==> flow/design.v <==
module cla_adder(input c_in, input [3:0] A, B, output [3:0] Output, output c_out);
wire [3:0] prop,gen,carry;
assign carry[0]=c_in;
assign gen[0]=A[0]&B[0];
assign prop[0]=A[0]|B[0];
assign carry[1]=(carry[0]&prop[0])|gen[0];
assign Output[0]=A[0]^B[0]^carry[0];
assign gen[1]=A[1]&B[1];
assign prop[1]=A[1]|B[1];
assign carry[2]=(carry[1]&prop[1])|gen[1];
assign Output[1]=A[1]^B[1]^carry[1];
assign gen[2]=A[2]&B[2];
assign prop[2]=A[2]|B[2];
assign carry[3]=(carry[2]&prop[2])|gen[2];
assign Output[2]=A[2]^B[2]^carry[2];
assign gen[3]=A[3]&B[3];
assign prop[3]=A[3]|B[3];
assign c_out=(carry[3]&prop[3])|gen[3];
assign Output[3]=A[3]^B[3]^carry[3];
endmodule
module ones_compliment (
    input [7:0] A,  
    output [7:0] Output
   );
assign Output[0]=A[0]^1;
assign Output[1]=A[1]^1;
assign Output[2]=A[2]^1;
assign Output[3]=A[3]^1;
assign Output[4]=A[4]^1;
assign Output[5]=A[5]^1;
assign Output[6]=A[6]^1;
assign Output[7]=A[7]^1;
endmodule
module twos_compliment (
    input [7:0] A,   
    output [7:0] Output  
   );
wire c_out,c_out2;
wire [7:0] temp_value;
ones_compliment COMPLIMENT1(.A(A),.Output(temp_value));
cla_adder ADDER1(.c_in(1'b0), .A(temp_value[3:0]), .B(4'd1), .Output(Output[3:0]), .c_out(c_out));
cla_adder ADDER2(.c_in(1'b0), .A(temp_value[7:4]), .B({3'd0,c_out}), .Output(Output[7:4]), .c_out(c_out2));
endmodule
module ripple_cla( input c_in, input [7:0] A, B, output [7:0] Output, output c_out);
wire temp_c;
wire [7:0] D;
assign D[0]=B[0]^c_in;
assign D[1]=B[1]^c_in;
assign D[2]=B[2]^c_in;
assign D[3]=B[3]^c_in;
assign D[4]=B[4]^c_in;
assign D[5]=B[5]^c_in;
assign D[6]=B[6]^c_in;
assign D[7]=B[7]^c_in;
cla_adder CLA1(.c_in(c_in),.c_out(temp_c),.A(A[3:0]),.B(D[3:0]),.Output(Output[3:0]));
cla_adder CLA2(.c_in(temp_c),.c_out(c_out),.A(A[7:4]),.B(D[7:4]),.Output(Output[7:4]));
endmodule
module ripple_cla16(input c_in, input [15:0] A, B, output [15:0] Output, output c_out);
wire temp1_c,temp2_c,temp3_c;
wire [15:0] D;
assign D[0]=B[0]^c_in;
assign D[1]=B[1]^c_in;
assign D[2]=B[2]^c_in;
assign D[3]=B[3]^c_in;
assign D[4]=B[4]^c_in;
assign D[5]=B[5]^c_in;
assign D[6]=B[6]^c_in;
assign D[7]=B[7]^c_in;
assign D[8]=B[8]^c_in;
assign D[9]=B[9]^c_in;
assign D[10]=B[10]^c_in;
assign D[11]=B[11]^c_in;
assign D[12]=B[12]^c_in;
assign D[13]=B[13]^c_in;
assign D[14]=B[14]^c_in;
assign D[15]=B[15]^c_in;
cla_adder CLA1(.c_in(c_in),.c_out(temp1_c),.A(A[3:0]),.B(D[3:0]),.Output(Output[3:0]));
cla_adder CLA2(.c_in(temp1_c),.c_out(temp2_c),.A(A[7:4]),.B(D[7:4]),.Output(Output[7:4]));
cla_adder CLA3(.c_in(temp2_c),.c_out(temp3_c),.A(A[11:8]),.B(D[11:8]),.Output(Output[11:8]));
cla_adder CLA4(.c_in(temp3_c),.c_out(c_out),.A(A[15:12]),.B(D[15:12]),.Output(Output[15:12]));
endmodule
module booth_multiplier (
	input clk,  
	input en,  
	input [7:0] A,B,
	output [15:0] Output
);
reg [15:0] posA, negA;
reg [7:0] tempB;
wire [7:0] compA;
reg prev;
wire c_out1, c_out2;
wire [15:0] posOutput, negOutput;
reg [15:0] temp_Output;
function [7:0] sign;  
  input [7:0] A;
  input [7:0] B;
  if(A[7]==B[7])
    sign=0;
  else
    sign=1;
endfunction
function [7:0] absolute_value;  
  input [7:0] input_value;
  if(input_value>8'd127)
    absolute_value=9'd256-input_value;
  else
    absolute_value=input_value;
endfunction
assign Output=(sign(A,B)==1)?(17'd65536-temp_Output):temp_Output;
always @(posedge clk)
begin
  if(en==1)
  begin
    if(tempB[0]==1 & prev==0)
      temp_Output<=posOutput;
    else if(tempB[0]==0 & prev==1)
      temp_Output<=negOutput;
    prev<=tempB[0];
    posA<=(posA<<1);  
    negA<=(negA<<1);  
    tempB<=(tempB>>1);  
  end
  else
    begin
      posA<={8'd0,absolute_value(A)};
      negA<={8'b11111111,compA};
      tempB<=absolute_value(B);
      prev<=1'b0;
      temp_Output<=16'd0;
    end
end
twos_compliment COMPLIMENT1(.A(absolute_value(A)), .Output(compA));
ripple_cla16 CLA1(.c_in(1'b0), .A(temp_Output), .B(negA), .Output(posOutput), .c_out(c_out1));
ripple_cla16 CLA2(.c_in(1'b0), .A(temp_Output), .B(posA), .Output(negOutput), .c_out(c_out2));
endmodule
module display_module (
	input clk,  
	input rst,  
  	input [6:0] b1,b2,b3,b4,  
  	output output_o1,output_o2,output_o3,output_o4,
  	output [0:6] output_bcd
);
reg o1,o2,o3,o4;
reg [0:6] bcd;
reg [63:0] display_count; 
reg [63:0] count;  
assign output_o1=o1;
assign output_o2=o2;
assign output_o3=o3;
assign output_o4=o4;
assign output_bcd=bcd;
always @(posedge clk)
begin
	if(rst==1)
		count=0;
	else
		count=display_count+1;
	if(count%256<=60)
	begin
		o1<=1;
		o2<=1;
		o3<=1;
		o4<=0;
		bcd<=b4;
	end
	else if(count%256>60 & count%256<=120)
	begin
		o1<=1;
		o2<=1;
		o3<=0;
		o4<=1;
		bcd<=b3;
	end
	else if(count%256>120 & count%256<=180 )
	begin
		o1<=1;
		o2<=0;
		o3<=1;
		o4<=1;
		bcd<=b2;
	end
	else if(count%256>180 & count%256<=240 )
	begin
		o1<=0;
		o2<=1;
		o3<=1;
		o4<=1;
		bcd<=b1;
	end
	else if(count==240)
	begin
		count=0;
	end
	display_count<=count;
end
endmodule
module alu(input read,write,dig1,dig2,dig3,dig4,rst,clk,rev,exec,sign, output o1,o2,o3,o4, output [0:6] bcd);
localparam RESET=4'd0;
localparam IDLE=4'd1;
localparam ADDRESS=4'd2;
localparam DISPLAY=4'd3;
localparam WRITE=4'd4;
localparam EXECUTE=4'd5;
localparam DEBOUNCER_CONSTANT=32'b0111_1111_1111_1111_1111_1111_1111_1111;
localparam DEBOUNCER_CLOCK=10;
localparam OPERATOR=4'd1;
localparam OPERAND1=4'd2;
localparam OPERAND2=4'd3;
localparam ADD=4'd0;
localparam SUB=4'd1;
localparam MUL=4'd2;
localparam DIV=4'd3;
reg [3:0] state, location_state;  
reg [3:0] location_state_q;
reg [3:0] di1,di2,di3,di4,di5,add1,add2,add4;  
reg [3:0] di1_q,di2_q,di3_q,di4_q,di5_q,add1_q,add2_q,add4_q;
reg [6:0] b1,b2,b3,b4;  
reg [6:0] b1_q,b2_q,b3_q,b4_q;
reg [63:0] main_count; 
reg [63:0] main_count_q;
reg [31:0] debouncer4,debouncer3,debouncer2,debouncer1;  
reg [31:0] debouncer4_q,debouncer3_q,debouncer2_q,debouncer1_q;
reg [7:0] value, address;  
reg [7:0] value_q, address_q;
reg [31:0] temp_register;  
reg [31:0] temp_register_q;
reg mem_we;  
reg [31:0] mem_wdata;  
reg [31:0] memory[0:31];  
reg [7:0] temp_value,temp_display1,temp_display2;  
reg idle,address_read,mul_en;  
reg address_read_q,mul_en_q;
reg sign_1, sign_2; 
reg sign_1_q, sign_2_q;
wire temp_c_sub,temp_c_add;  
wire [7:0] add_output,sub_output;  
wire [15:0] mul_output, div_output;
function [6:0] bcd_number;  
	input reg [3:0] d;
	case (d)
		4'd0:bcd_number=7'b0000001;
		4'd1:bcd_number=7'b1001111;
		4'd2:bcd_number=7'b0010010;
		4'd3:bcd_number=7'b0000110;
		4'd4:bcd_number=7'b1001100;
		4'd5:bcd_number=7'b0100100;
		4'd6:bcd_number=7'b0100000;
		4'd7:bcd_number=7'b0001111;
		4'd8:bcd_number=7'b0000000;
		4'd9:bcd_number=7'b0001100;
		4'd10:bcd_number=7'b0001000;
		4'd11:bcd_number=7'b1100000;
		4'd12:bcd_number=7'b0110001;
		4'd13:bcd_number=7'b1000010;
		4'd14:bcd_number=7'b0110000;
		4'd15:bcd_number=7'b0111000;
		default:bcd_number=7'b1111111;
	endcase
endfunction
function [6:0] bcd_operator;  
	input reg [3:0] d;
	case (d)
		ADD:bcd_operator=7'b0001000;
		SUB:bcd_operator=7'b0100100;
		MUL:bcd_operator=7'b0011000;
		DIV:bcd_operator=7'b1000010;
		default:bcd_operator=7'b1111111;
	endcase
endfunction
function [7:0] absolute_value;  
	input [7:0] input_value;
	if(input_value>8'd127)
		absolute_value=9'd256-input_value;
	else
		absolute_value=input_value;
endfunction
always @(*)
begin
	if (rst==1)
		state=RESET;
	else if(idle==1)
		state=IDLE;
	else if(address_read_q==1 & exec==1)
		state=EXECUTE;
	else if(address_read_q==1 & read==1)
		state=DISPLAY;
	else if (address_read_q==1 & write==1)
		state=WRITE;
	else if (read==1 | write==1 | exec==1)
		state=ADDRESS;
	else
		state=IDLE;
end
always @(posedge clk)
begin
	if(read==1 | write==1 | rst==1 | exec==1)
		idle<=0;
	else
		idle<=1;
end
always @(*)
begin
	mul_en=mul_en_q;address_read=address_read_q;
	location_state=location_state_q;
	address=address_q;value=value_q;
	di1=di1_q;di2=di2_q;di3=di3_q;di4=di4_q;di5=di5_q;add1=add1_q;add2=add2_q;add4=add4_q;
	b1=b1_q;b2=b2_q;b3=b3_q;b4=b4_q;
	main_count=main_count_q;
	debouncer1=debouncer1_q;debouncer2=debouncer2_q;debouncer3=debouncer3_q;debouncer4=debouncer4_q;
	temp_register=temp_register_q;
	sign_1=sign_1_q;sign_2=sign_2_q;
	temp_value=0;temp_display1=0;temp_display2=0;
	mem_we=0;mem_wdata=0;
	case(state)
		RESET:
			begin
				mul_en=0;address_read=0;
				location_state=RESET;
				address=0;value=0;  
				main_count=0;temp_register=0;sign_1=1;sign_2=1;
				debouncer1=0;debouncer2=0;debouncer3=0;debouncer4=0;
				di1=0;di2=0;di3=0;di4=0;di5=0;add1=0;add2=0;add4=0;  
				b4=7'b0110001;	 
				b3=7'b1110001;	 
				b2=7'b0110000;	 
				b1=7'b1101010;	 
			end
		IDLE:
			begin
				mul_en=0;address_read=0;
				location_state=RESET;
				b4=7'b1001111;	 
				b3=7'b1000010;	 
				b2=7'b1110001;	 
				b1=7'b0110000;	 
			end
		ADDRESS:
			begin
				main_count=main_count+1;
				if(main_count==DEBOUNCER_CLOCK)
				begin
					debouncer1=(debouncer1<<1)+dig1;
					debouncer2=(debouncer2<<1)+dig2;
					debouncer4=(debouncer4<<1)+dig4;
					if(debouncer4==DEBOUNCER_CONSTANT)
					begin
						address_read=1;
						address={add2,add1};  
					end
					else
					begin
						if(debouncer1==DEBOUNCER_CONSTANT)
						begin
							if(rev==0) 
								add1=(add1+1)%16;
							else
								add1=(add1-1)%16;
						end
						if(debouncer2==DEBOUNCER_CONSTANT)
						begin
							if(rev==0) 
								add2=(add2+1)%2;
							else
								add2=(add2-1)%2;
						end
					end
					main_count=0;
					b4=7'b0001000;	 
					b3=7'b1000010;	 
					b2=bcd_number(add2);
					b1=bcd_number(add1);
				end
			end
		EXECUTE:
			begin
				temp_register=memory[address_q];
				case(temp_register[3:0])
					ADD:
						begin
							temp_value=absolute_value(add_output);
							if(temp_register[15]==0 & temp_register[23]==0 & add_output[7]==1)
							begin
								b3=7'b1111111; 
								b2=7'b1111111; 
								b1=7'b1100010;  
							end
							else if(temp_register[15]==1 & temp_register[23]==1 & add_output[7]==0)
							begin
								b3=7'b1111111; 
								b2=7'b1111111; 
								b1=7'b1100011;  
							end
							else
							begin
								if(temp_value!=add_output)
									b3=7'b1111110;  
								else
									b3=7'b1111111; 
								b4=7'b1110110;  
								b2=bcd_number(temp_value[7:4]);
								b1=bcd_number(temp_value[3:0]);
							end
						end
					SUB:
						begin
							temp_value=absolute_value(sub_output);
							if(temp_register[15]==0 & temp_register[23]==1 & sub_output[7]==1)
							begin
								b3=7'b1111111; 
								b2=7'b1111111; 
								b1=7'b1100010;  
							end
							else if(temp_register[15]==1 & temp_register[23]==0 & sub_output[7]==0)
							begin
								b3=7'b1111111; 
								b2=7'b1111111; 
								b1=7'b1100011;  
							end
							else
							begin
								if(temp_value!=sub_output)
									b3=7'b1111110;  
								else
									b3=7'b1111111; 
								b4=7'b1110110;  
								b2=bcd_number(temp_value[7:4]);
								b1=bcd_number(temp_value[3:0]);
							end
						end
					MUL:
						begin
							mul_en=1;
							b4=bcd_number(mul_output[15:12]);
							b3=bcd_number(mul_output[11:8]);
							b2=bcd_number(mul_output[7:4]);
							b1=bcd_number(mul_output[3:0]);
						end
					DIV:
						begin
							b2=bcd_number(div_output[7:4]);
							b1=bcd_number(div_output[3:0]);
						end
					default:
						begin
							b4=7'b1110110;  
							b2=7'b1111110;  
							b1=7'b1111110;  
						end
				endcase
			end
		WRITE:
			begin
				main_count=main_count+1;
				if(main_count==DEBOUNCER_CLOCK)
				begin
					debouncer1=(debouncer1<<1)+dig1;
					debouncer2=(debouncer2<<1)+dig2;
					debouncer3=(debouncer3<<1)+dig3;
					debouncer4=(debouncer4<<1)+dig4;
					if(location_state==RESET)
						location_state=OPERATOR;
					if(debouncer4==DEBOUNCER_CONSTANT)
					begin
						location_state=location_state+1;
						if(location_state>=4)
						begin
							if(sign_1==0)
								temp_display1 = 9'd256-{di3,di2};
							else
								temp_display1={di3,di2};
							if(sign_2==0)
								temp_display2 = 9'd256-{di5,di4};
							else
								temp_display2={di5,di4};
							mem_we=1;
							mem_wdata={8'd0,temp_display2,temp_display1,4'd0,di1};
							address_read=0;
							location_state=RESET;
						end
					end
					else
					begin
						if (location_state==OPERATOR)
						begin
							if(debouncer1==DEBOUNCER_CONSTANT)
							begin
								if(rev==0) 
									di1=(di1+1)%4;
								else
									di1=(di1-1)%4;
							end
						end
						else if(location_state==OPERAND1)
						begin
							sign_1=sign;
							if(debouncer1==DEBOUNCER_CONSTANT)
							begin
								if(rev==0) 
									di2=(di2+1)%16;
								else
									di2=(di2-1)%16;
							end
							if(debouncer2==DEBOUNCER_CONSTANT)
							begin
								sign_1=sign;
								if(rev==0) 
									di3=(di3+1)%8;
								else
									di3=(di3-1)%8;
							end
						end
						else if(location_state==OPERAND2)
						begin
							if(debouncer1==DEBOUNCER_CONSTANT)
							begin
								sign_2=sign;
								if(rev==0) 
									di4=(di4+1)%16;
								else
									di4=(di4-1)%16;
							end
							if(debouncer2==DEBOUNCER_CONSTANT)
							begin
								sign_2=sign;
								if(rev==0) 
									di5=(di5+1)%8;
								else
									di5=(di5-1)%8;
							end
						end
					end
					main_count=0;
					if(location_state==OPERATOR)
					begin
						b4=7'b1100010;  
						b3=7'b0011000;  
						b2=7'b1111111; 
						b1=bcd_operator(di1);
					end
					else if (location_state==OPERAND1)
					begin
						b4=7'b1001111;  
						if(sign)
							b3=7'b1111111;  
						else
							b3=7'b1111110;  
						b2=bcd_number(di3);
						b1=bcd_number(di2);
					end
					else if (location_state==OPERAND2)
					begin
						b4=7'b0010010;  
						if(sign)
							b3=7'b1111111;  
						else
							b3=7'b1111110;  
						b2=bcd_number(di5);
						b1=bcd_number(di4);
					end
					else
					begin
						b4=7'b1111110;  
						b3=7'b1111110;  
						b2=7'b1111110;  
						b1=7'b1111110;  
					end
				end
			end
		DISPLAY:
			begin
				main_count=main_count+1;
				if(main_count==DEBOUNCER_CLOCK)
				begin
					debouncer1=(debouncer1<<1)+dig1;
					debouncer2=(debouncer2<<1)+dig2;
					debouncer3=(debouncer3<<1)+dig3;
					debouncer4=(debouncer4<<1)+dig4;
					if(debouncer4==DEBOUNCER_CONSTANT)
					begin
						address_read=0;
						location_state=RESET;
					end
					else
					begin
						if(debouncer1==DEBOUNCER_CONSTANT)
							location_state=OPERATOR;
						if(debouncer2==DEBOUNCER_CONSTANT)
							location_state=OPERAND1;
						if(debouncer3==DEBOUNCER_CONSTANT)
							location_state=OPERAND2;
					end
					main_count=0;
					temp_register=memory[address_q];
					if(location_state==OPERATOR)
					begin
						b4=7'b1100010;  
						b3=7'b0011000;  
						b2=7'b1111111; 
						b1=bcd_operator(temp_register[3:0]);
					end
					else if (location_state==OPERAND1)
					begin
						temp_value=absolute_value(temp_register[15:8]);
						b4=7'b1001111;  
						if(temp_value!=temp_register[15:8])
							b3=7'b1111110;  
						else
							b3=7'b1111111; 
						b2=bcd_number(temp_value[7:4]);
						b1=bcd_number(temp_value[3:0]);
					end
					else if (location_state==OPERAND2)
					begin
						temp_value=absolute_value(temp_register[23:16]);
						b4=7'b0010010;  
						if(temp_value!=temp_register[23:16])
							b3=7'b1111110;  
						else
							b3=7'b1111111; 
						b2=bcd_number(temp_value[7:4]);
						b1=bcd_number(temp_value[3:0]);
					end
					else
					begin
						b4=7'b1000010;	 
						b3=7'b1001111;	 
						b2=7'b0100100;	 
						b1=7'b0011000;	 
					end
				end
			end
	endcase
end
always @(posedge clk)
begin
	mul_en_q<=mul_en;address_read_q<=address_read;
	location_state_q<=location_state;
	address_q<=address;value_q<=value;
	di1_q<=di1;di2_q<=di2;di3_q<=di3;di4_q<=di4;di5_q<=di5;add1_q<=add1;add2_q<=add2;add4_q<=add4;
	b1_q<=b1;b2_q<=b2;b3_q<=b3;b4_q<=b4;
	main_count_q<=main_count;
	debouncer1_q<=debouncer1;debouncer2_q<=debouncer2;debouncer3_q<=debouncer3;debouncer4_q<=debouncer4;
	temp_register_q<=temp_register;
	sign_1_q<=sign_1;sign_2_q<=sign_2;
	if(mem_we)
		memory[address_q]<=mem_wdata;
end
assign div_output=16'd0;
ripple_cla RIPPLE_CLA1(.c_in(1'b0), .c_out(temp_c_add), .A(temp_register_q[15:8]), .B(temp_register_q[23:16]), .Output(add_output));
ripple_cla RIPPLE_CLA2(.c_in(1'b1), .c_out(temp_c_sub), .A(temp_register_q[15:8]), .B(temp_register_q[23:16]), .Output(sub_output));
booth_multiplier BOOTH(.clk(clk), .A(temp_register_q[15:8]), .B(temp_register_q[23:16]), .en(mul_en_q), .Output(mul_output));
display_module DISPLAY1(.clk(clk), .rst(rst), .b1(b1_q), .b2(b2_q), .b3(b3_q), .b4(b4_q), .output_bcd(bcd), .output_o1(o1), .output_o2(o2), .output_o3(o3), .output_o4(o4));
endmodule
---- Tool chain data of alu ----
The steps from the RTL of alu to its reports follow in flow order.
Lines are those of the file above, counted from 1.
Library cell names are shortened.
The mark n/a stands for no value.
design
  design top .............................. alu
  clock ................................... clk
  library ................................. sky130hd
  library corner .......................... tt_025C_1v80

---- Word level ----
Yosys after proc, flatten, opt, wreduce and memory -nomap, before mapping. Print and check cells are not counted.
Yosys's memory passes give these memory sizes; they may raise the number of words (mostly to a power of two), join words into wider ones and drop unused or constant bits.
storage and ports
  clocked read ports x word width ......... 32
  cells after elaboration ................. 749
  register bits ........................... 413
  bits in read-only memories .............. 2240
  memory cells ............................ 21
  input bits .............................. 11
  RAM bits ................................ 1024
cells by class
  add/subtract/negate cells ............... 30
  magnitude comparators ................... 14
  reductions and logical operators ........ 36
  equal/unequal tests ..................... 54
  mux-type cells .......................... 243
  bitwise operators ....................... 312
memories
  memory            words  width  read ports  write ports  RTL line  text
  memory            32     32     1           1            230       reg [31:0] memory[0:31];
  (name not given)  16     7      1           0            241       case (d)
  (name not given)  16     7      1           0            241
  (name not given)  16     7      1           0            241
  (name not given)  16     7      1           0            241
  (name not given)  16     7      1           0            241
Memories not listed: 15.
operator list
  operator                                                count
  two-way mux 64 bit                                      7
  two-way mux 7 bit                                       51
  two-way mux 4 bit                                       64
  parallel mux 31 bit (select 2 bit)                      4
  two-way mux 8 bit                                       23
  parallel mux 7 bit (select 6 bit)                       4
  parallel mux 7 bit (select 4 bit)                       5
  adder 32 x 1 -> 32 bit                                  4
  equality test 32 x 31 -> 1 bit (second input constant)  4
  adder 64 x 1 -> 64 bit (second input constant)          2
  parallel mux 64 bit (select 2 bit)                      1
  two-way mux 31 bit                                      4
  two-way mux 24 bit                                      5
  bitwise AND 1 bit                                       105
  bitwise XOR 1 bit                                       98
  OR 1 bit                                                86
  parallel mux 24 bit (select 3 bit)                      1
  subtractor 1 x 8 -> 8 bit (first input constant)        8
  equality test 64 x 4 -> 1 bit (second input constant)   1
  equality test 64 x 8 -> 1 bit (second input constant)   1
  > comparator 8 x 7 -> 1 bit (second input constant)     7
  parallel mux 4 bit (select 2 bit)                       7
  equality test 4 x 2 -> 1 bit (second input constant)    12
  two-way mux 16 bit                                      3
  two-way mux 1 bit                                       41
  != test 8 bit                                           4
  two-way mux 32 bit                                      1
  != test 2 bit (second input constant)                   14
Other operator kinds: 46; their cells: 122.

---- Depth ----
Yosys ltp: most cells in a row. Word level: on the elaborated netlist, between registers, memories and ports. Mapped: between sequential cells and ports; inverters and the memories' decode and read muxes count.
logic depth
  depth after elaboration ................. 32
  ABC_AREA ................................ 0
  gate-level depth with buffers ........... 25

---- Synthesis result ----
Yosys stat after the flow's synthesis: flattened, memories mapped to cells. It holds for the ABC_AREA given above (unset counts as 0); a run with the other value may have another netlist.
Totals and module areas in this step are rounded.
synthesis totals
  cells in the netlist .................... 3756
  cell area after synthesis ............... 49660 sq um
  buffer cells ............................ 200
  mapped flip-flops ....................... 994
cells by type
  type      count
  edfxtp_1  920
  mux4_2    155
  ha_1      124
  dfxtp_1   74
  mux2i_1   106
  nor2_1    268
  xnor2_1   114
  and2_1    149
  fa_1      43
  nand2_1   222
  o21ai_0   153
  xor2_1    67
  a21oi_1   109
  clkbuf_1  137
  nand3_1   100
  inv_1     120
  nand4_1   68
  nor3_1    78
Not listed: further types 77, cells in them 749.
By module: a second synthesis without flattening, with its own total; a netlist apart from the flattened one above.
unflattened totals
  cell total of the unflattened synthesis .. 3993
  area total of the unflattened synthesis .. 50780 sq um
Each row is one instance without its submodules.
modules
  module            sequential area (sq um)  area (sq um)  times used  cells
  alu               27540                    44910         1           3339
  booth_multiplier  1141                     2576          1           269
  cla_adder         0.0                      117.6         14          14
  display_module    450.4                    1100          1           125
  ripple_cla16      0.0                      171.4         2           18
  ripple_cla        0.0                      81.3          2           9
  ones_compliment   0.0                      30.0          1           8
  twos_compliment   0.0                      7.5           1           2

---- Timing after synthesis ----
OpenSTA on the mapped netlist: ideal clock, no wires. The path of least setup slack (recovery checks aside). Input and output delay are each 20% of the period. Register names are those of the netlist, which keeps one name where synthesis merged equal registers.
path after synthesis
  path kind ............................... flip-flop to flip-flop
  start ................................... reg BOOTH.temp_Output[0]
  end ..................................... reg BOOTH.temp_Output[15]
  slack ................................... 2.464 ns
  library setup time ...................... 0.115 ns
  path delay .............................. 7.536 ns
  data arrival time ....................... 7.421 ns
  driving pins on the path ................ 21
  required time ........................... 9.885 ns
  time at the first pin ................... 0.000 ns
  clock period ............................ 10.0 ns
  path buffers ............................ 0
  synthesis period reached ................ 7.536 ns
"path delay" is the arrival time less input delay plus setup time.
"driving pins on the path" counts driving pins, that of a launching flip-flop among them; a cell with two outputs on the path counts twice.
"synthesis period reached" is the clock period less the worst setup slack; recovery checks do not enter. This is arithmetic on one report: input and output delays are still those of the set period (20% each).
Between the ends stands the longest chain of elaborated cells between them, by number of cells; it is not shown to be the way that was timed. Of several equally long chains one is given.
Each line given opens the expression or statement behind the cell; cells for indexed reads and writes are added by Yosys, which also makes memories of some case tables.
At most two assigning lines are given for a register; there are more.
between the ends, after synthesis
  cells stage by stage .................... dfxtp_1 -> ha_1 -> maj3_1 -> fa_1 -> fa_1 -> fa_1 -> fa_1 -> fa_1 -> fa_1 -> fa_1 -> fa_1 -> fa_1 -> fa_1 -> fa_1 -> fa_1 -> fa_1 -> xor2_1 -> nor2_1 -> a211oi_1 -> xor2_1 -> and2_1
  length of the longest elaborated chain .. 32
RTL lines, path after synthesis
  element             RTL line  text
  from (decl)         94        reg [15:0] temp_Output;
  from (assign)       116       temp_Output<=posOutput;
  from (assign)       118       temp_Output<=negOutput;
  bitwise AND 1 bit   4         assign gen[0]=A[0]&B[0];
  bitwise AND 1 bit   10        assign carry[2]=(carry[1]&prop[1])|gen[1];
  OR 1 bit            10
  bitwise AND 1 bit   14        assign carry[3]=(carry[2]&prop[2])|gen[2];
  OR 1 bit            14
  bitwise AND 1 bit   18        assign c_out=(carry[3]&prop[3])|gen[3];
  OR 1 bit            18
  [18 not listed]     n/a
  bitwise AND 1 bit   10
  OR 1 bit            10
  bitwise AND 1 bit   14
  OR 1 bit            14
  bitwise XOR 1 bit   19        assign Output[3]=A[3]^B[3]^carry[3];
  two-way mux 16 bit  117       else if(tempB[0]==0 & prev==1)
  two-way mux 16 bit  115       if(tempB[0]==1 & prev==0)
  to (assign)         116
  to (assign)         118
  to (decl)           94

---- Timing after layout ----
Path of least setup slack in the final report of record 1 (OpenROAD, finished layout, wires in). Where an end is a register, its clock arrival counts in the times.
path after layout
  path kind ............................... flip-flop to flip-flop
  start ................................... reg BOOTH.temp_Output[0]
  end ..................................... reg BOOTH.temp_Output[15]
  required time ........................... 8.61 ns
  path buffers ............................ 1
  time at the first pin ................... 0.68 ns
  clock period ............................ 8.04 ns
  library setup time ...................... 0.10 ns
  data arrival time ....................... 8.31 ns
  driving pins on the path ................ 21
  slack ................................... 0.30 ns
Between the ends stands the longest chain of elaborated cells between them, by number of cells; it is not shown to be the way that was timed. Of several equally long chains one is given.
At most two assigning lines are given for a register; there are more.
between the ends, after layout
  cells stage by stage .................... dfxtp_1 -> ha_1 -> buf_4 -> maj3_1 -> fa_1 -> fa_2 -> fa_1 -> fa_1 -> fa_1 -> fa_1 -> fa_1 -> fa_1 -> fa_2 -> fa_1 -> fa_1 -> fa_1 -> fa_2 -> xnor2_2 -> a211oi_2 -> xor2_1 -> and2_1
  length of the longest elaborated chain .. 32
RTL lines, path after layout
  element             RTL line  text
  from (decl)         94        reg [15:0] temp_Output;
  from (assign)       116       temp_Output<=posOutput;
  from (assign)       118       temp_Output<=negOutput;
  bitwise AND 1 bit   4         assign gen[0]=A[0]&B[0];
  bitwise AND 1 bit   10        assign carry[2]=(carry[1]&prop[1])|gen[1];
  OR 1 bit            10
  bitwise AND 1 bit   14        assign carry[3]=(carry[2]&prop[2])|gen[2];
  OR 1 bit            14
  bitwise AND 1 bit   18        assign c_out=(carry[3]&prop[3])|gen[3];
  OR 1 bit            18
  [18 not listed]     n/a
  bitwise AND 1 bit   10
  OR 1 bit            10
  bitwise AND 1 bit   14
  OR 1 bit            14
  bitwise XOR 1 bit   19        assign Output[3]=A[3]^B[3]^carry[3];
  two-way mux 16 bit  117       else if(tempB[0]==0 & prev==1)
  two-way mux 16 bit  115       if(tempB[0]==1 & prev==0)
  to (assign)         116
  to (assign)         118
  to (decl)           94

Subject: alu on sky130hd, stored results

Hello all,

Record of 3 stored runs of the RTL-to-layout flow on alu, platform sky130hd. The runs are unordered. Constraints: input delay and output delay 20% of the set period each, output load 0.01 pF.
"critical path time" is the time allowed to the run's worst setup path (the clock period less input and output delay, where it has them) less its slack. Clock arrival times count: a late capture clock shortens it, a late launch clock lengthens it.
"total design power": no workload was simulated; the value follows from the tool's default switching activity.
Measured values are rounded.

---- record 1 ----
settings
  CORE_UTILIZATION = 59
  period_ns = 8.04
  CAP_MARGIN = 20
  CORE_MARGIN = 2
  SLEW_MARGIN = 20
results
  mapped cell area after synthesis ........ 49660 sq um
  area of the die ......................... 86510 sq um
  total design power ...................... 12890 uW
  post-route utilization .................. 65.4 %
  worst slack on setup checks ............. 0.302 ns
  critical path time ...................... 7.74 ns
  critical path kind ...................... flip-flop to flip-flop
  worst hold slack ........................ 0.426 ns

---- record 2 ----
settings
  ABC_AREA = 0
  CAP_MARGIN = 35
  CELL_PAD_IN_SITES_DETAIL_PLACEMENT = 1
  CELL_PAD_IN_SITES_GLOBAL_PLACEMENT = 1
  CORE_ASPECT_RATIO = 1.64
  CORE_MARGIN = 9
  CORE_UTILIZATION = 16
  CTS_CLUSTER_DIAMETER = 357
  MAX_ROUTING_LAYER = met4
  MIN_ROUTING_LAYER = met2
  SETUP_SLACK_MARGIN = 0.99
  TNS_END_PERCENT = 95
  period_ns = 8.56
  SLEW_MARGIN = 20
results
  mapped cell area after synthesis ........ 49660 sq um
  area of the die ......................... 331400 sq um
  total design power ...................... 12450 uW
  post-route utilization .................. 19.1 %
  worst slack on setup checks ............. 1.207 ns
  critical path time ...................... 7.35 ns
  critical path kind ...................... flip-flop to flip-flop
  worst hold slack ........................ 0.430 ns

---- record 3 ----
settings
  ABC_AREA = 1
  CAP_MARGIN = 20
  CELL_PAD_IN_SITES_DETAIL_PLACEMENT = 2
  CORE_ASPECT_RATIO = 0.66
  CORE_MARGIN = 3
  CORE_UTILIZATION = 17
  CTS_CLUSTER_DIAMETER = 49
  CTS_CLUSTER_SIZE = 64
  GPL_TIMING_DRIVEN = 0
  MAX_ROUTING_LAYER = met4
  MIN_ROUTING_LAYER = met1
  PLACE_DENSITY = 0.53
  SETUP_SLACK_MARGIN = 0.32
  TNS_END_PERCENT = 55
  period_ns = 4.49
  SLEW_MARGIN = 20
results
  mapped cell area after synthesis ........ 50370 sq um
  area of the die ......................... 303000 sq um
  total design power ...................... 27710 uW
  post-route utilization .................. 21.9 %
  worst slack on setup checks ............. -2.042 ns
  critical path time ...................... 6.53 ns
  critical path kind ...................... flip-flop to flip-flop
  worst hold slack ........................ 0.455 ns

Thanks
